==> flow/design.v <==
`timescale 1ns / 1ps
module PCPU(
	input clock,
	input enable,
	input reset,
	input start,
	input [15:0] d_datain,
	input [15:0] i_datain,
	input [3:0] select_y,
	output wire [7:0] d_addr,
	output wire [15:0] d_dataout,
	output wire d_we,
	output wire [7:0] i_addr,
	output reg [15:0] y
);
reg state,next_state;
reg [7:0] pc;
reg [15:0] id_ir,ex_ir,mem_ir,wb_ir;
reg [15:0] reg_A, reg_B, reg_C, reg_C1, smdr, smdr1, ALUo; 
reg dw, zf, nf, cf, cin;
reg [15:0] gr[0:7];
assign d_dataout = smdr1;
assign d_we = dw;
assign d_addr = reg_C[7:0];
assign i_addr = pc;
always @(posedge clock or negedge reset)
	begin
		if (!reset)
			state <= 1'b0;
		else
			state <= next_state;
	end
always @(*)
	begin
		case (state)
			1'b0 : 
				if ((enable == 1'b1) && (start == 1'b1))  
					next_state <= 1'b1;
				else	
					next_state <= 1'b0;
			1'b1 :
				if ((enable == 1'b0) || (wb_ir[15:11] == 5'b00001)) 
					next_state <= 1'b0;
				else
					next_state <= 1'b1;
		endcase
	end
always @(posedge clock or negedge reset)
	begin
		if (!reset)
			begin
				id_ir <= 16'b0000_0000_0000_0000;
				pc <= 8'b0000_0000;
			end
		else if (state ==1'b1)
			begin	
            if((ex_ir[15:11] == 5'b11010 && zf == 1'b1) || (ex_ir[15:11] == 5'b11100 && nf == 1'b1)
				    ||(ex_ir[15:11] == 5'b11011 && zf == 1'b0) || (ex_ir[15:11] == 5'b11101 && nf == 1'b0)
					 ||(ex_ir[15:11] == 5'b11110 && cin == 1'b1) || (ex_ir[15:11] == 5'b11111 && cin == 1'b0)
					 || ex_ir[15:11] == 5'b11001)
					begin
					   pc <= ALUo[7:0];
					   id_ir <= 16'b0; 
				   end
				else if(id_ir[15:11] == 5'b11000)
				   begin
                  pc <= id_ir[7:0];	 
					   id_ir <= 16'b0;
               end
				else if(id_ir[15:11] == 5'b00001)  
					begin 
					   pc <= pc; 
					   id_ir <= id_ir; 
					end		
				else if((id_ir[15:11] == 5'b00010)&&(i_datain[15:11]!=5'b11000)&&(i_datain[15:11]!=5'b00000)&&(i_datain[15:11]!=5'b00001)) 
		         begin
		           if((id_ir[10:8]==i_datain[2:0])&&((i_datain[15:11]==5'b01000)||(i_datain[15:11]==5'b10001)
					   ||(i_datain[15:11]==5'b01010)||(i_datain[15:11]==5'b10010)||(i_datain[15:11]==5'b01100)||(i_datain[15:11]==5'b01101)
						||(i_datain[15:11]==5'b01110)||(i_datain[15:11]==5'b01111)))
			           begin
			             pc <= pc;
			             id_ir <= 16'b0;
			           end
			        else if((id_ir[10:8]==i_datain[6:4])&&((i_datain[15:11]==5'b00010)||(i_datain[15:11]==5'b00011)||(i_datain[15:11]==5'b01000)
				      ||(i_datain[15:11]==5'b10001)||(i_datain[15:11]==5'b01010)||(i_datain[15:11]==5'b10010)||(i_datain[15:11]==5'b01101)
						||(i_datain[15:11]==5'b01110)||(i_datain[15:11]==5'b01111)||(i_datain[15:11]==5'b01100)||(i_datain[15:11]==5'b00100)
						||(i_datain[15:11]==5'b00110)||(i_datain[15:11]==5'b00101)||(i_datain[15:11]==5'b00111)))
			           begin
			             pc <= pc;
			             id_ir <= 16'b0;
			           end
		           else if((id_ir[10:8]==i_datain[10:8])&&((i_datain[15:11]==5'b00011)||(i_datain[15:11]==5'b10000)
				      ||(i_datain[15:11]==5'b01011)||(i_datain[15:11]==5'b11001)||(i_datain[15:11]==5'b11010)||(i_datain[15:11]==5'b11011)
					   ||(i_datain[15:11]==5'b11100)||(i_datain[15:11]==5'b11101)||(i_datain[15:11]==5'b11110)||(i_datain[15:11]==5'b11111)||(i_datain[15:11]==5'b01001)))
			           begin
			             pc <= pc;
			             id_ir <= 16'b0;
			           end
					  else
					     begin
						    pc <= pc + 1'b1;
			             id_ir <= i_datain;
						  end
				   end
				else
				   begin
					   pc <= pc + 1'b1;
					   id_ir <= i_datain;
					end
			end
         else if(state==1'b0)
				begin
				   id_ir <= id_ir;
					pc <= pc;
				end			
	end
always @(posedge clock or negedge reset)
	begin
		if (!reset)
			begin
				ex_ir <= 16'b0000_0000_0000_0000;
				reg_A <= 16'b0000_0000_0000_0000;
				reg_B <= 16'b0000_0000_0000_0000; 
				smdr <= 16'b0000_0000_0000_0000;
			end
		else if(state == 1'b1 && ((ex_ir[15:11]==5'b11010 && zf==1'b1) ||(ex_ir[15:11]==5'b11011 && zf==1'b0) 
		      ||(ex_ir[15:11]==5'b11100 && nf==1'b1) || (ex_ir[15:11]==5'b11101 && nf==1'b0) ||(ex_ir[15:11]==5'b11110 && cin==1'b1)
            ||(ex_ir[15:11]==5'b11111 && cin==1'b0) || ex_ir[15:11]==5'b11001))
              ex_ir <= 16'b0;
      else if (state == 1'b1)
			begin
				ex_ir <= id_ir;
				if ((id_ir[15:11] == 5'b11010) || (id_ir[15:11] == 5'b11011) || (id_ir[15:11] == 5'b11100) || (id_ir[15:11] == 5'b11101) 
				  || (id_ir[15:11] == 5'b11110) || (id_ir[15:11] == 5'b11111) || (id_ir[15:11] == 5'b10000) || (id_ir[15:11] == 5'b01001) 
				  || (id_ir[15:11] == 5'b01011) || (id_ir[15:11] == 5'b11001)) 
				  begin
				   if(id_ir[10:8]==ex_ir[10:8]&&(ex_ir[15:11] == 5'b01000 || ex_ir[15:11] == 5'b10000 || ex_ir[15:11] == 5'b01001 || ex_ir[15:11] == 5'b01010
						  || ex_ir[15:11] == 5'b01011 || ex_ir[15:11] == 5'b10001 || ex_ir[15:11] == 5'b10010 || ex_ir[15:11] == 5'b01101 
						  || ex_ir[15:11] == 5'b01110 || ex_ir[15:11] == 5'b01111 || ex_ir[15:11] == 5'b00100 || ex_ir[15:11] == 5'b00110
						  || ex_ir[15:11] == 5'b00101 || ex_ir[15:11] == 5'b00111 ))
					   reg_A <= ALUo; 
					else if(id_ir[10:8] == mem_ir[10:8]&&(mem_ir[15:11] == 5'b01000 || mem_ir[15:11] == 5'b10000 || mem_ir[15:11] == 5'b01001 
						    || mem_ir[15:11] == 5'b01010 || mem_ir[15:11] == 5'b01011 || mem_ir[15:11] == 5'b10001 
							 || mem_ir[15:11] == 5'b10010 || mem_ir[15:11] == 5'b01101 || mem_ir[15:11] == 5'b01110 || mem_ir[15:11] == 5'b01111 
							 || mem_ir[15:11] == 5'b00100 || mem_ir[15:11] == 5'b00110 || mem_ir[15:11] == 5'b00101 || mem_ir[15:11] == 5'b00111 
							 || mem_ir[15:11] == 5'b00010))
						     begin
							     if(mem_ir[15:11]==5'b00010)   
		                       reg_A <= d_datain;
		                    else
	                          reg_A <= reg_C;  
                       end
               else if(wb_ir[10:8] == id_ir[10:8]&&(wb_ir[15:11] == 5'b01000 || wb_ir[15:11] == 5'b10000 || wb_ir[15:11] == 5'b01001 || wb_ir[15:11] == 5'b01010
						    || wb_ir[15:11] == 5'b01011 || wb_ir[15:11] == 5'b10001 || wb_ir[15:11] == 5'b10010 || wb_ir[15:11] == 5'b01101 
						    || wb_ir[15:11] == 5'b01110 || wb_ir[15:11] == 5'b01111 || wb_ir[15:11] == 5'b00100 || wb_ir[15:11] == 5'b00110
						    || wb_ir[15:11] == 5'b00101 || wb_ir[15:11] == 5'b00111 || wb_ir[15:11] == 5'b00010 ))
                       reg_A <= reg_C1;					
					else
					   reg_A <= gr[(id_ir[10:8])]; 
				  end
				else if(id_ir[15:11] == 5'b00010 || id_ir[15:11] == 5'b00011 || id_ir[15:11] == 5'b01000 || id_ir[15:11] == 5'b01010 
				        || id_ir[15:11] == 5'b10001 || id_ir[15:11] == 5'b10010 || id_ir[15:11] == 5'b01100 || id_ir[15:11] == 5'b01101 
						  || id_ir[15:11] == 5'b01110 || id_ir[15:11] == 5'b01111 || id_ir[15:11] == 5'b00100 || id_ir[15:11] == 5'b00110 
						  || id_ir[15:11] == 5'b00101 || id_ir[15:11] == 5'b00111) 
				    begin
					   if( (ex_ir[15:11] == 5'b01000 || ex_ir[15:11] == 5'b10000 || ex_ir[15:11] == 5'b01001 || ex_ir[15:11] == 5'b01010
						  || ex_ir[15:11] == 5'b01011 || ex_ir[15:11] == 5'b10001 || ex_ir[15:11] == 5'b10010 || ex_ir[15:11] == 5'b01101 
						  || ex_ir[15:11] == 5'b01110 || ex_ir[15:11] == 5'b01111 || ex_ir[15:11] == 5'b00100 || ex_ir[15:11] == 5'b00110
						  || ex_ir[15:11] == 5'b00101 || ex_ir[15:11] == 5'b00111 )&& ex_ir[10:8] == id_ir[6:4])
						    reg_A <= ALUo;
						else if( (mem_ir[15:11] == 5'b01000 || mem_ir[15:11] == 5'b10000 || mem_ir[15:11] == 5'b01001 
						      || mem_ir[15:11] == 5'b01010 || mem_ir[15:11] == 5'b01011 || mem_ir[15:11] == 5'b10001 
							   || mem_ir[15:11] == 5'b10010 || mem_ir[15:11] == 5'b01101 || mem_ir[15:11] == 5'b01110 || mem_ir[15:11] == 5'b01111 
							   || mem_ir[15:11] == 5'b00100 || mem_ir[15:11] == 5'b00110 || mem_ir[15:11] == 5'b00101 || mem_ir[15:11] == 5'b00111 
							   || mem_ir[15:11] == 5'b00010)&& mem_ir[10:8] == id_ir[6:4])
							     if(mem_ir[15:11]==5'b00010)
	                          reg_A <= d_datain;
	                       else
							        reg_A <= reg_C;
						else if( (wb_ir[15:11] == 5'b01000 || wb_ir[15:11] == 5'b10000 || wb_ir[15:11] == 5'b01001 || wb_ir[15:11] == 5'b01010
						    || wb_ir[15:11] == 5'b01011 || wb_ir[15:11] == 5'b10001 || wb_ir[15:11] == 5'b10010 || wb_ir[15:11] == 5'b01101 
						    || wb_ir[15:11] == 5'b01110 || wb_ir[15:11] == 5'b01111 || wb_ir[15:11] == 5'b00100 || wb_ir[15:11] == 5'b00110
						    || wb_ir[15:11] == 5'b00101 || wb_ir[15:11] == 5'b00111 || wb_ir[15:11] == 5'b00010 )&& wb_ir[10:8] == id_ir[6:4])
							 reg_A <= reg_C1;
						else
						    reg_A <= gr[id_ir[6:4]]; 
					 end	
			   else if((mem_ir[15:11]==5'b11010 && zf==1'b1) ||(mem_ir[15:11]==5'b11011 && zf==1'b0) 
		          ||(mem_ir[15:11]==5'b11100 && nf==1'b1) || (mem_ir[15:11]==5'b11101 && nf==1'b0) ||(mem_ir[15:11]==5'b11110 && cin==1'b1)
                ||(mem_ir[15:11]==5'b11111 && cin==1'b0) || mem_ir[15:11]==5'b11001)
                    reg_A <= 16'b0;  
				else if(id_ir[15:11] == 5'b11000)
					reg_A <= 16'b0;
				else
					reg_A <= gr[id_ir[6:4]]; 
				if (id_ir[15:11] == 5'b00010 || id_ir[15:11] == 5'b00011 || id_ir[15:11] == 5'b00100 || (id_ir[15:11] == 5'b00110) 
				  || (id_ir[15:11] == 5'b00101) || (id_ir[15:11] == 5'b00111))
					reg_B <= {12'b0000_0000_0000, id_ir[3:0]}; 
				else if ((id_ir[15:11] == 5'b11010) || (id_ir[15:11] == 5'b11011) || (id_ir[15:11] == 5'b11100) || (id_ir[15:11] == 5'b11101)
				      || (id_ir[15:11] == 5'b11110) || (id_ir[15:11] == 5'b11111)
				      || (id_ir[15:11] == 5'b01001) || (id_ir[15:11] == 5'b01011) || (id_ir[15:11] == 5'b11001))
					reg_B <= {8'b0000_0000, id_ir[7:0]}; 
				else if(id_ir[15:11] == 5'b10000)
				   reg_B <= {id_ir[7:0], 8'b0000_0000}; 
				else if(id_ir[15:11] == 5'b01000 || id_ir[15:11] == 5'b01010 || id_ir[15:11] == 5'b10001 || id_ir[15:11] == 5'b10010 
				    || id_ir[15:11] == 5'b01100 || id_ir[15:11] == 5'b01101 || id_ir[15:11] == 5'b01110 || id_ir[15:11] == 5'b01111)
				   begin
					   if( (ex_ir[15:11] == 5'b01000 || ex_ir[15:11] == 5'b10000 || ex_ir[15:11] == 5'b01001 || ex_ir[15:11] == 5'b01010
						  || ex_ir[15:11] == 5'b01011 || ex_ir[15:11] == 5'b10001 || ex_ir[15:11] == 5'b10010 || ex_ir[15:11] == 5'b01101 
						  || ex_ir[15:11] == 5'b01110 || ex_ir[15:11] == 5'b01111 || ex_ir[15:11] == 5'b00100 || ex_ir[15:11] == 5'b00110
						  || ex_ir[15:11] == 5'b00101 || ex_ir[15:11] == 5'b00111 )&& ex_ir[10:8] == id_ir[2:0])
						    reg_B <= ALUo;
						else if( (mem_ir[15:11] == 5'b01000 || mem_ir[15:11] == 5'b10000 || mem_ir[15:11] == 5'b01001 
						   || mem_ir[15:11] == 5'b00010 || mem_ir[15:11] == 5'b01010 || mem_ir[15:11] == 5'b01011 || mem_ir[15:11] == 5'b10001 
							|| mem_ir[15:11] == 5'b10010 || mem_ir[15:11] == 5'b01101 || mem_ir[15:11] == 5'b01110 || mem_ir[15:11] == 5'b01111
							|| mem_ir[15:11] == 5'b00100 || mem_ir[15:11] == 5'b00110 || mem_ir[15:11] == 5'b00101 || mem_ir[15:11] == 5'b00111 )
							&& mem_ir[10:8] == id_ir[2:0])
                      begin
		                   if(mem_ir[15:11]==5'b00010)
		                       reg_B <= d_datain;
		                   else
		                       reg_B <= reg_C;
                      end
						else if( (wb_ir[15:11] == 5'b01000 || wb_ir[15:11] == 5'b10000 || wb_ir[15:11] == 5'b01001 || wb_ir[15:11] == 5'b01010
						   || wb_ir[15:11] == 5'b01011 || wb_ir[15:11] == 5'b10001 || wb_ir[15:11] == 5'b10010 || wb_ir[15:11] == 5'b01101 
						   || wb_ir[15:11] == 5'b01110 || wb_ir[15:11] == 5'b01111 || wb_ir[15:11] == 5'b00100 || wb_ir[15:11] == 5'b00110
						   || wb_ir[15:11] == 5'b00101 || wb_ir[15:11] == 5'b00111 || wb_ir[15:11] == 5'b00010)&& wb_ir[10:8] == id_ir[2:0])
							 reg_B <= reg_C1;
						else
						    reg_B <= gr[id_ir[2:0]]; 
					 end
				else if((mem_ir[15:11]==5'b11010 && zf==1'b1) ||(mem_ir[15:11]==5'b11011 && zf==1'b0) 
		          ||(mem_ir[15:11]==5'b11100 && nf==1'b1) || (mem_ir[15:11]==5'b11101 && nf==1'b0) ||(mem_ir[15:11]==5'b11110 && cin==1'b1)
                ||(mem_ir[15:11]==5'b11111 && cin==1'b0) || mem_ir[15:11]==5'b11001)
                    reg_B <= 16'b0; 
				else if(id_ir[15:11] == 5'b11000)
				   reg_B <= 16'b0;
				else
					reg_B <= gr[id_ir[2:0]]; 
			   if (id_ir[15:11] == 5'b00011)
				   begin
					  if(id_ir[10:8] == ex_ir[10:8] && (ex_ir[15:11] == 5'b01000 || ex_ir[15:11] == 5'b10000 || ex_ir[15:11] == 5'b01001 
					     || ex_ir[15:11] == 5'b01010 || ex_ir[15:11] == 5'b01011 || ex_ir[15:11] == 5'b10001 || ex_ir[15:11] == 5'b10010 
					     || ex_ir[15:11] == 5'b01101 || ex_ir[15:11] == 5'b01110 || ex_ir[15:11] == 5'b01111 || ex_ir[15:11] == 5'b00100 
					     || ex_ir[15:11] == 5'b00110 || ex_ir[15:11] == 5'b00101 || ex_ir[15:11] == 5'b00111 ))
						   smdr <= ALUo;
					  else if(id_ir[10:8] == mem_ir[10:8] && (mem_ir[15:11] == 5'b01000 || mem_ir[15:11] == 5'b10000 
					     || mem_ir[15:11] == 5'b01001 || mem_ir[15:11] == 5'b01010 || mem_ir[15:11] == 5'b01011 || mem_ir[15:11] == 5'b10001 
						  || mem_ir[15:11] == 5'b10010 || mem_ir[15:11] == 5'b01101 || mem_ir[15:11] == 5'b01110 || mem_ir[15:11] == 5'b01111
						  || mem_ir[15:11] == 5'b00100 || mem_ir[15:11] == 5'b00110 || mem_ir[15:11] == 5'b00101 || mem_ir[15:11] == 5'b00111
						  || mem_ir[15:11] == 5'b00010))
						   begin
		                  if(mem_ir[15:11]==5'b00010)
		                      smdr <= d_datain;
		                  else
		                      smdr <= reg_C;                  
                     end
					  else if(id_ir[10:8] == wb_ir[10:8] && (wb_ir[15:11] == 5'b01000 || wb_ir[15:11] == 5'b10000 
					     || wb_ir[15:11] == 5'b00010 || wb_ir[15:11] == 5'b01001 || wb_ir[15:11] == 5'b01010 || wb_ir[15:11] == 5'b01011 
						  || wb_ir[15:11] == 5'b10001 || wb_ir[15:11] == 5'b10010 || wb_ir[15:11] == 5'b01101 || wb_ir[15:11] == 5'b01110 
						  || wb_ir[15:11] == 5'b01111 || wb_ir[15:11] == 5'b00100 || wb_ir[15:11] == 5'b00110 || wb_ir[15:11] == 5'b00101 
						  || wb_ir[15:11] == 5'b00111 ))
						   smdr <= reg_C1;
					  else
					      smdr <= gr[id_ir[10:8]];
					end
				else
				    smdr <= gr[id_ir[10:8]];
			end
   end
reg signed [15:0] reg_A1; 
always @(*)
begin
  reg_A1 <= reg_A;
end
always @(*)
	begin
	  if(ex_ir[15:11] == 5'b01000 || ex_ir[15:11] == 5'b10000 || ex_ir[15:11] == 5'b01001) 
	     {cf, ALUo} <= reg_A + reg_B;
	  else if(ex_ir[15:11] == 5'b01100 || (ex_ir[15:11] == 5'b01010) || (ex_ir[15:11] == 5'b01011))
	     {cf, ALUo} <= reg_A - reg_B;
	  else if(ex_ir[15:11] == 5'b10001)
	     {cf, ALUo} <= reg_A + reg_B + cin;
	  else if(ex_ir[15:11] == 5'b10010)
	     {cf, ALUo} <= reg_A - reg_B - cin;
     else if(ex_ir[15:11] == 5'b01101)
        {cf, ALUo} <= reg_A & reg_B; 	  
	  else if(ex_ir[15:11] == 5'b01110)
	     {cf, ALUo} <= reg_A | reg_B;
	  else if(ex_ir[15:11] == 5'b01111)
	     {cf, ALUo} <= reg_A ^ reg_B;
	  else if(ex_ir[15:11] == 5'b00100)
	     {cf, ALUo} <= reg_A << reg_B;
	  else if(ex_ir[15:11] == 5'b00110)
	     {cf, ALUo} <= reg_A >> reg_B;
	  else if(ex_ir[15:11] == 5'b00101)
	     {cf, ALUo} <= reg_A <<< reg_B;
	  else if(ex_ir[15:11] == 5'b00111)
	     {cf, ALUo} <= reg_A1 >>> reg_B;
	  else if(ex_ir[15:11] == 5'b00010 || ex_ir[15:11] == 5'b00011 
	         || ex_ir[15:11] == 5'b11100 || ex_ir[15:11] == 5'b11101 || ex_ir[15:11] == 5'b11010 || ex_ir[15:11] == 5'b11011
				|| ex_ir[15:11] == 5'b11110 || ex_ir[15:11] == 5'b11111 || ex_ir[15:11] == 5'b11001)
		  {cf, ALUo} <= reg_A + reg_B;
	  else 
	     {cf, ALUo} <= 17'b0;
	end		
always @(posedge clock or negedge reset)
	begin
		if (!reset)
			begin
				mem_ir <= 16'b0000_0000_0000_0000;
				reg_C <= 16'b0000_0000_0000_0000;
				smdr1 <= 16'b0000_0000_0000_0000;
				zf <= 1'b0;
				nf <= 1'b0;
				cin <= 1'b0;
				dw <= 1'b0;
			end	
	   else if (state == 1'b1)
			begin
				mem_ir <= ex_ir;
				reg_C <= ALUo;
				if ((ex_ir[15:11] == 5'b01000) || (ex_ir[15:11] == 5'b01100) || (ex_ir[15:11] == 5'b10000) || (ex_ir[15:11] == 5'b01001) 
				 || (ex_ir[15:11] == 5'b10001) || (ex_ir[15:11] == 5'b01010) || (ex_ir[15:11] == 5'b01011) || (ex_ir[15:11] == 5'b10010))
					begin
						if (ALUo == 16'b0000_0000_0000_0000)
							zf <= 1'b1; 
						else
							zf <= 1'b0;
						if (ALUo[15] == 1'b1) 
							nf <= 1'b1;
						else
							nf <= 1'b0;
					end
				else
				  begin
				     zf <= zf;
					  nf <= nf;
				  end
				if ((ex_ir[15:11] == 5'b01000) || (ex_ir[15:11] == 5'b10000) || (ex_ir[15:11] == 5'b01001) || (ex_ir[15:11] == 5'b10001)
				 || (ex_ir[15:11] == 5'b01010) || (ex_ir[15:11] == 5'b01011) || (ex_ir[15:11] == 5'b10010))					
					  cin <= cf;
				else
					  cin <= cin; 
				if (ex_ir[15:11] == 5'b00011)
					begin
						dw <= 1'b1; 
						smdr1 <= smdr;
					end
				else
				   begin
					   dw <= 1'b0;
						smdr1 <= 16'b0;
					end
			end
   end	  
always @(posedge clock or negedge reset)
	begin
		if (!reset)
			begin
				wb_ir <= 16'b0000_0000_0000_0000;
				reg_C1 <= 16'b0000_0000_0000_0000;
			end	
		else if (state == 1'b1)
			begin
				wb_ir <= mem_ir;
				if (mem_ir[15:11] == 5'b00010)
						reg_C1 <= d_datain;
				else
						reg_C1 <= reg_C;
			end
   end		
always @(posedge clock or negedge reset)
	begin
		if (!reset)
			begin
				gr[7] <= 16'b0000_0000_0000_0000;
				gr[6] <= 16'b0000_0000_0000_0000;
				gr[5] <= 16'b0000_0000_0000_0000;
				gr[4] <= 16'b0000_0000_0000_0000;
				gr[3] <= 16'b0000_0000_0000_0000;
				gr[2] <= 16'b0000_0000_0000_0000;
				gr[1] <= 16'b0000_0000_0000_0000;
				gr[0] <= 16'b0000_0000_0000_0000;
			end	
		else if (state == 1'b1)
			begin
				if ((wb_ir[15:11] == 5'b00010) || (wb_ir[15:11] == 5'b01000) || (wb_ir[15:11] == 5'b10000) || (wb_ir[15:11] == 5'b01001)
				 || (wb_ir[15:11] == 5'b10001) || (wb_ir[15:11] == 5'b01010) || (wb_ir[15:11] == 5'b01011) || (wb_ir[15:11] == 5'b10010)
				 ||(wb_ir[15:11] == 5'b01101) ||(wb_ir[15:11] == 5'b01110) ||(wb_ir[15:11] == 5'b01111) || (wb_ir[15:11] == 5'b00100)
				 ||(wb_ir[15:11] == 5'b00110) ||(wb_ir[15:11] == 5'b00101) || (wb_ir[15:11] == 5'b00111))
					gr[wb_ir[10:8]] <= reg_C1; 
				else
				   gr[wb_ir[10:8]] <= gr[wb_ir[10:8]];
			end
   end		
always @(*)
begin
	case(select_y)
		4'b0000: y <= pc;
		4'b0001: y <= id_ir;
		4'b0010: y <= reg_A;
		4'b0011: y <= reg_B;
		4'b0100: y <= reg_C;
		4'b0101: y <= reg_C1;
		4'b0110: y <= {15'b000000000000000,zf};
		4'b0111: y <= {15'b000000000000000,cin};
		4'b1000: y <= {15'b000000000000000,nf};
		4'b1001: y <= gr[1];
		4'b1010: y <= gr[2];
		4'b1011: y <= gr[3];
		4'b1100: y <= gr[4];
		4'b1101: y <= gr[5];
		4'b1110: y <= gr[6];
		4'b1111: y <= gr[7];
endcase
end
endmodule
# Step by step through the tools: PCPU
# Tool output for the design above, in the order of the flow.
# Line numbers count from 1 in the design file above.
# Cell names lack the library's common part.
# The mark n/a stands for no value.
[inputs]
top = "PCPU"
clock_port = "clock"
library = "sky130hd"
lib_corner = "tt_025C_1v80"

# After elaboration
# Counts by Yosys on the flattened word-level netlist (proc, flatten, opt, wreduce). Print and check cells are left out.
[bits]
regBits = 301
input_bits = 40
output_inout_bits = 49
elab_cells = 541
[op_classes]
add_sub_neg = 5
eq_ne = 174
n_shift = 4
muxes = 88
n_logic = 9
reduce_logical = 237
[op_table]
columns = ["op", "count"]
rows = [
  ["16-bit 2-to-1 mux", 58],
  ["16-bit case mux with 8-bit select", 3],
  ["16-bit case mux with 16-bit select", 1],
  ["5-bit == test with constant B", 44],
  ["17-bit 2-to-1 mux", 12],
  ["5-bit by 4-bit == test with 1-bit output with constant B", 38],
  ["1-bit logical OR", 186],
  ["16-bit case mux with 7-bit select", 1],
  ["5-bit by 3-bit == test with 1-bit output with constant B", 20],
  ["8-bit 2-to-1 mux", 7],
  ["3-bit == test with constant B", 16],
  ["5-bit by 2-bit == test with 1-bit output with constant B", 8],
  ["3-bit == test", 13],
  ["4-bit == test with constant B", 8],
  ["1-bit logical AND", 30],
  ["2-bit AND reduction", 12],
  ["3-bit by 2-bit == test with 1-bit output with constant B", 8],
  ["16-bit by 16-bit adder with 17-bit output", 1],
  ["16-bit by 16-bit subtractor with 17-bit output", 1],
  ["16-bit by 16-bit << shifter with 17-bit output", 1],
  ["16-bit by 16-bit >> shifter with 17-bit output", 1],
  ["16-bit by 16-bit <<< shifter with 17-bit output", 1],
  ["16-bit by 16-bit >>> shifter with 17-bit output", 1],
  ["17-bit by 1-bit adder with 17-bit output", 1],
  ["17-bit by 1-bit subtractor with 17-bit output", 1],
  ["16-bit bitwise AND", 1],
  ["16-bit bitwise OR", 1],
  ["16-bit XOR", 1],
]
# Other operator kinds: 19; their cells: 41.

# Depth
# Longest topological path by Yosys (ltp), each cell counted once; first at word level (registers and memories cut), then after technology mapping (sequential cells cut; the memories' decode and read muxes count).
[logic_depth]
depth_word = 26
ABC_AREA = 1
ltp_mapped = 32
depth_no_buf = 29

# After synthesis
# The flow's flattened synthesis, as Yosys stat reports it; memories are mapped. The netlist is that of the ABC_AREA named above (0 if unset); the other value can give another one.
[by_type]
columns = ["type", "count", "area_total_um2"]
rows = [
  ["dfrtp_1", 277, 6.93E+03],
  ["nand2_1", 978, 3.67E+03],
  ["o21ai_0", 427, 2137.05],
  ["inv_1", 421, 1.58E+03],
  ["nand3_1", 285, 1.43E+03],
  ["o22ai_1", 208, 1.3E+03],
  ["a21oi_1", 221, 1.11E+03],
  ["nor2_1", 274, 1.03E+03],
  ["ha_1", 53, 663.136],
  ["clkbuf_1", 136, 510.49],
  ["a221oi_1", 53, 464.195],
  ["o211ai_1", 42, 315.302],
  ["o21ai_1", 56, 280.269],
  ["o221ai_1", 26, 227.718],
  ["nand4_1", 34, 212.704],
  ["xor2_1", 24, 210.202],
  ["buf_2", 41, 205.197],
  ["nor3_1", 37, 185.178],
]
# Not listed: further types 49, cells in them 357.
[synth_totals]
stdcells = 3950
area_um2 = 25268.0
sequential_area_um2 = 6931.6
ff_cells = 277
buf_cells = 218

# Timing after synthesis
# Path of least setup slack by OpenSTA after synthesis, without wires, with an ideal clock, recovery checks aside; 20% of the period is set as input and as output delay. Where synthesis merged equal registers, the netlist keeps one of their names.
[synth_path]
kind = "register to register"
start = "register reg_B[2]"
end = "register reg_A[11]"
tclk_ps = 5500
setup_ps = 131
t_first_pin_ps = 0
t_arrival_ps = 3381
t_required_ps = 5369
setup_slack_ps = 1988
delay_ps = 3512
driving_pins = 29
n_path_buf = 4
synth_period_reached_ps = 3512
# "delay_ps" = arrival - input delay + setup time.
# "driving_pins" counts driving pins, that of a launching flip-flop among them; a cell with two outputs on the path counts twice.
# "synth_period_reached_ps" = period - worst setup slack (recovery checks aside). The figure is calculated, with input and output delays left at 20% of the set period.
# The rows between start and end are the longest chain of elaborated cells between them; the timing report does not say that the signal goes this way. Where chains are equally long, one stands for them.
# Each line given opens the expression or statement behind the cell; cells for indexed reads and writes are added by Yosys, which also makes memories of some case tables.
# At most two assigning lines are given for a register; there are more.
[synth_via]
path_cell_list = "dfrtp_1 clkbuf_1 inv_2 clkbuf_1 clkbuf_1 ha_1 buf_6 inv_4 nand3b_1 nand3_2 nand2_2 nand2_4 nand2_2 nand2_1 nand2_1 nand2_2 nand2_1 nor2_2 nand4_1 nand3_1 nand2_1 clkinv_1 nand2_1 nand2_1 nand3_1 a21oi_1 nand2_1 nand3_1 o21ai_0"
elab_chain_len = 16
cone_cells = 24
cone_classes = "4 x add/sub; 4 x shift; 16 x mux"
[synth_lines]
columns = ["element", "line", "source"]
rows = [
  ["start, declared", 19, "reg [15:0] reg_A, reg_B, reg_C, reg_C1, smdr, smdr1, ALUo;"],
  ["start, assigned", 198, "reg_B <= {12'b0000_0000_0000, id_ir[3:0]};"],
  ["start, assigned", 202, "reg_B <= {8'b0000_0000, id_ir[7:0]};"],
  ["16-bit by 16-bit adder with 17-bit output", 303, "{cf, ALUo} <= reg_A + reg_B;"],
  ["17-bit 2-to-1 mux", 300, "else if(ex_ir[15:11] == 5'b00010 || ex_ir[15:11] == 5'b00011"],
  ["17-bit 2-to-1 mux", 298, "else if(ex_ir[15:11] == 5'b00111)"],
  ["17-bit 2-to-1 mux", 296, "else if(ex_ir[15:11] == 5'b00101)"],
  ["17-bit 2-to-1 mux", 294, "else if(ex_ir[15:11] == 5'b00110)"],
  ["17-bit 2-to-1 mux", 292, "else if(ex_ir[15:11] == 5'b00100)"],
  ["17-bit 2-to-1 mux", 290, "else if(ex_ir[15:11] == 5'b01111)"],
  ["[2 not listed]", "n/a", ""],
  ["17-bit 2-to-1 mux", 284, "else if(ex_ir[15:11] == 5'b10010)"],
  ["17-bit 2-to-1 mux", 282, "else if(ex_ir[15:11] == 5'b10001)"],
  ["17-bit 2-to-1 mux", 280, "else if(ex_ir[15:11] == 5'b01100 || (ex_ir[15:11] == 5'b01010) || (ex_ir[15:11] == 5'b01011))"],
  ["17-bit 2-to-1 mux", 278, "if(ex_ir[15:11] == 5'b01000 || ex_ir[15:11] == 5'b10000 || ex_ir[15:11] == 5'b01001)"],
  ["16-bit 2-to-1 mux", 166, "if( (ex_ir[15:11] == 5'b01000 || ex_ir[15:11] == 5'b10000 || ex_ir[15:11] == 5'b01001 || ex_ir[15:11] == 5'b01 ..."],
  ["16-bit 2-to-1 mux", 161, "else if(id_ir[15:11] == 5'b00010 || id_ir[15:11] == 5'b00011 || id_ir[15:11] == 5'b01000 || id_ir[15:11] == 5' ..."],
  ["16-bit 2-to-1 mux", 133, "if ((id_ir[15:11] == 5'b11010) || (id_ir[15:11] == 5'b11011) || (id_ir[15:11] == 5'b11100) || (id_ir[15:11] == ..."],
  ["end, assigned", 141, "reg_A <= ALUo;"],
  ["end, assigned", 149, "reg_A <= d_datain;"],
  ["end, declared", 19, ""],
]

# Path in the finished layout
# From the final timing report of job 1: the path of least setup slack in the routed layout; clock arrival at registers is part of the times.
# The report prints the path's times to 10 ps; the period is as set.
[layout_path]
kind = "register to register"
start = "register reg_B[2]"
end = "register reg_B[7]"
tclk_ps = 4460
setup_ps = 100
t_first_pin_ps = 550
t_arrival_ps = 4350
t_required_ps = 4910
setup_slack_ps = 560
driving_pins = 25
n_path_buf = 5
# The rows between start and end are the longest chain of elaborated cells between them; the timing report does not say that the signal goes this way. Where chains are equally long, one stands for them.
# At most two assigning lines are given for a register; there are more.
[layout_via]
path_cell_list = "dfrtp_2 buf_8 inv_8 clkbuf_16 clkbuf_16 ha_4 buf_12 nand2_4 nand3_2 nand2_2 nand3_4 xor2_4 inv_4 o21ai_0 nand3_1 nand4_1 o211ai_1 nand2_1 nand2_2 nand3_4 buf_6 a21boi_1 o21ai_1 nand2_1 nand2_1"
elab_chain_len = 18
cone_cells = 25
cone_classes = "4 x add/sub; 4 x shift; 17 x mux"
[layout_lines]
columns = ["element", "line", "source"]
rows = [
  ["start, declared", 19, "reg [15:0] reg_A, reg_B, reg_C, reg_C1, smdr, smdr1, ALUo;"],
  ["start, assigned", 198, "reg_B <= {12'b0000_0000_0000, id_ir[3:0]};"],
  ["start, assigned", 202, "reg_B <= {8'b0000_0000, id_ir[7:0]};"],
  ["16-bit by 16-bit adder with 17-bit output", 303, "{cf, ALUo} <= reg_A + reg_B;"],
  ["17-bit 2-to-1 mux", 300, "else if(ex_ir[15:11] == 5'b00010 || ex_ir[15:11] == 5'b00011"],
  ["17-bit 2-to-1 mux", 298, "else if(ex_ir[15:11] == 5'b00111)"],
  ["17-bit 2-to-1 mux", 296, "else if(ex_ir[15:11] == 5'b00101)"],
  ["17-bit 2-to-1 mux", 294, "else if(ex_ir[15:11] == 5'b00110)"],
  ["17-bit 2-to-1 mux", 292, "else if(ex_ir[15:11] == 5'b00100)"],
  ["17-bit 2-to-1 mux", 290, "else if(ex_ir[15:11] == 5'b01111)"],
  ["[4 not listed]", "n/a", ""],
  ["17-bit 2-to-1 mux", 280, "else if(ex_ir[15:11] == 5'b01100 || (ex_ir[15:11] == 5'b01010) || (ex_ir[15:11] == 5'b01011))"],
  ["17-bit 2-to-1 mux", 278, "if(ex_ir[15:11] == 5'b01000 || ex_ir[15:11] == 5'b10000 || ex_ir[15:11] == 5'b01001)"],
  ["16-bit 2-to-1 mux", 208, "if( (ex_ir[15:11] == 5'b01000 || ex_ir[15:11] == 5'b10000 || ex_ir[15:11] == 5'b01001 || ex_ir[15:11] == 5'b01 ..."],
  ["16-bit 2-to-1 mux", 205, "else if(id_ir[15:11] == 5'b01000 || id_ir[15:11] == 5'b01010 || id_ir[15:11] == 5'b10001 || id_ir[15:11] == 5' ..."],
  ["16-bit 2-to-1 mux", 203, "else if(id_ir[15:11] == 5'b10000)"],
  ["16-bit 2-to-1 mux", 199, "else if ((id_ir[15:11] == 5'b11010) || (id_ir[15:11] == 5'b11011) || (id_ir[15:11] == 5'b11100) || (id_ir[15:1 ..."],
  ["16-bit 2-to-1 mux", 196, "if (id_ir[15:11] == 5'b00010 || id_ir[15:11] == 5'b00011 || id_ir[15:11] == 5'b00100 || (id_ir[15:11] == 5'b00 ..."],
  ["end, assigned", 198, ""],
  ["end, assigned", 202, ""],
  ["end, declared", 19, ""],
]

# PCPU through Yosys and OpenROAD on sky130hd: 5 stored runs, unordered, with their settings and measured results. The constraints put input and output delay at 20% of the set period each and load the outputs with 0.01 pF.
# "achieved_clock_period_ps": clock period set for the run, less the worst setup slack. It is reckoned from that one timing run; input and output delays stay at 20% of the period that was set.
# "power.total_uw": no workload was simulated; the value follows from the tool's default switching activity.

[[run]]
name = "job 1"
[run.settings]
ABC_AREA = 1
CAP_MARGIN = 15
CELL_PAD_IN_SITES_DETAIL_PLACEMENT = 1
CELL_PAD_IN_SITES_GLOBAL_PLACEMENT = 3
CORE_ASPECT_RATIO = 1.06
CORE_MARGIN = 9
CORE_UTILIZATION = 29
CTS_CLUSTER_DIAMETER = 260
CTS_CLUSTER_SIZE = 28
GPL_ROUTABILITY_DRIVEN = 0
GPL_TIMING_DRIVEN = 0
HOLD_SLACK_MARGIN = 0.2
MAX_ROUTING_LAYER = "met5"
PLACE_DENSITY_LB_ADDON = 0.03
SETUP_SLACK_MARGIN = 0.87
SLEW_MARGIN = 5
period_ns = 4.46
[run.results]
design_die_area_um2 = 98086.1
power.total_uw = 29639
tns_ps = 0
worstSetupSlack_ps = 563
util_pct = 37.4
yosys.chip_area_um2 = 25268.0
achieved_clock_period_ps = 3897

[[run]]
name = "job 2"
[run.settings]
CELL_PAD_IN_SITES_DETAIL_PLACEMENT = 2
CELL_PAD_IN_SITES_GLOBAL_PLACEMENT = 1
CORE_MARGIN = 10
CORE_UTILIZATION = 70
CTS_CLUSTER_DIAMETER = 381
GPL_ROUTABILITY_DRIVEN = 1
GPL_TIMING_DRIVEN = 1
period_ns = 5.5
CAP_MARGIN = 20
SLEW_MARGIN = 20
[run.results]
outcome = "stopped before the end: placement reported GPL-0301"

[[run]]
name = "job 3"
[run.settings]
CELL_PAD_IN_SITES_DETAIL_PLACEMENT = 2
CELL_PAD_IN_SITES_GLOBAL_PLACEMENT = 1
CORE_UTILIZATION = 41
GPL_ROUTABILITY_DRIVEN = 0
GPL_TIMING_DRIVEN = 0
period_ns = 5.5
CAP_MARGIN = 20
CORE_MARGIN = 2
SLEW_MARGIN = 20
[run.results]
tns_ps = -2651
util_pct = 47.7
worstSetupSlack_ps = -429
design_die_area_um2 = 64772.8
power.total_uw = 25683
yosys.chip_area_um2 = 25728.4
achieved_clock_period_ps = 5929

[[run]]
name = "job 4"
[run.settings]
CORE_UTILIZATION = 40
period_ns = 5.5
CAP_MARGIN = 20
CORE_MARGIN = 2
SLEW_MARGIN = 20
[run.results]
design_die_area_um2 = 66365.5
worstSetupSlack_ps = 346
util_pct = 45.8
power.total_uw = 23379
tns_ps = 0
achieved_clock_period_ps = 5154
yosys.chip_area_um2 = 25728.4

[[run]]
name = "job 5"
[run.settings]
CELL_PAD_IN_SITES_DETAIL_PLACEMENT = 2
CELL_PAD_IN_SITES_GLOBAL_PLACEMENT = 1
CORE_MARGIN = 10
CORE_UTILIZATION = 55
GPL_ROUTABILITY_DRIVEN = 0
GPL_TIMING_DRIVEN = 1
period_ns = 5.5
CAP_MARGIN = 20
SLEW_MARGIN = 20
[run.results]
outcome = "stopped before the end: placement reported DPL-0033"
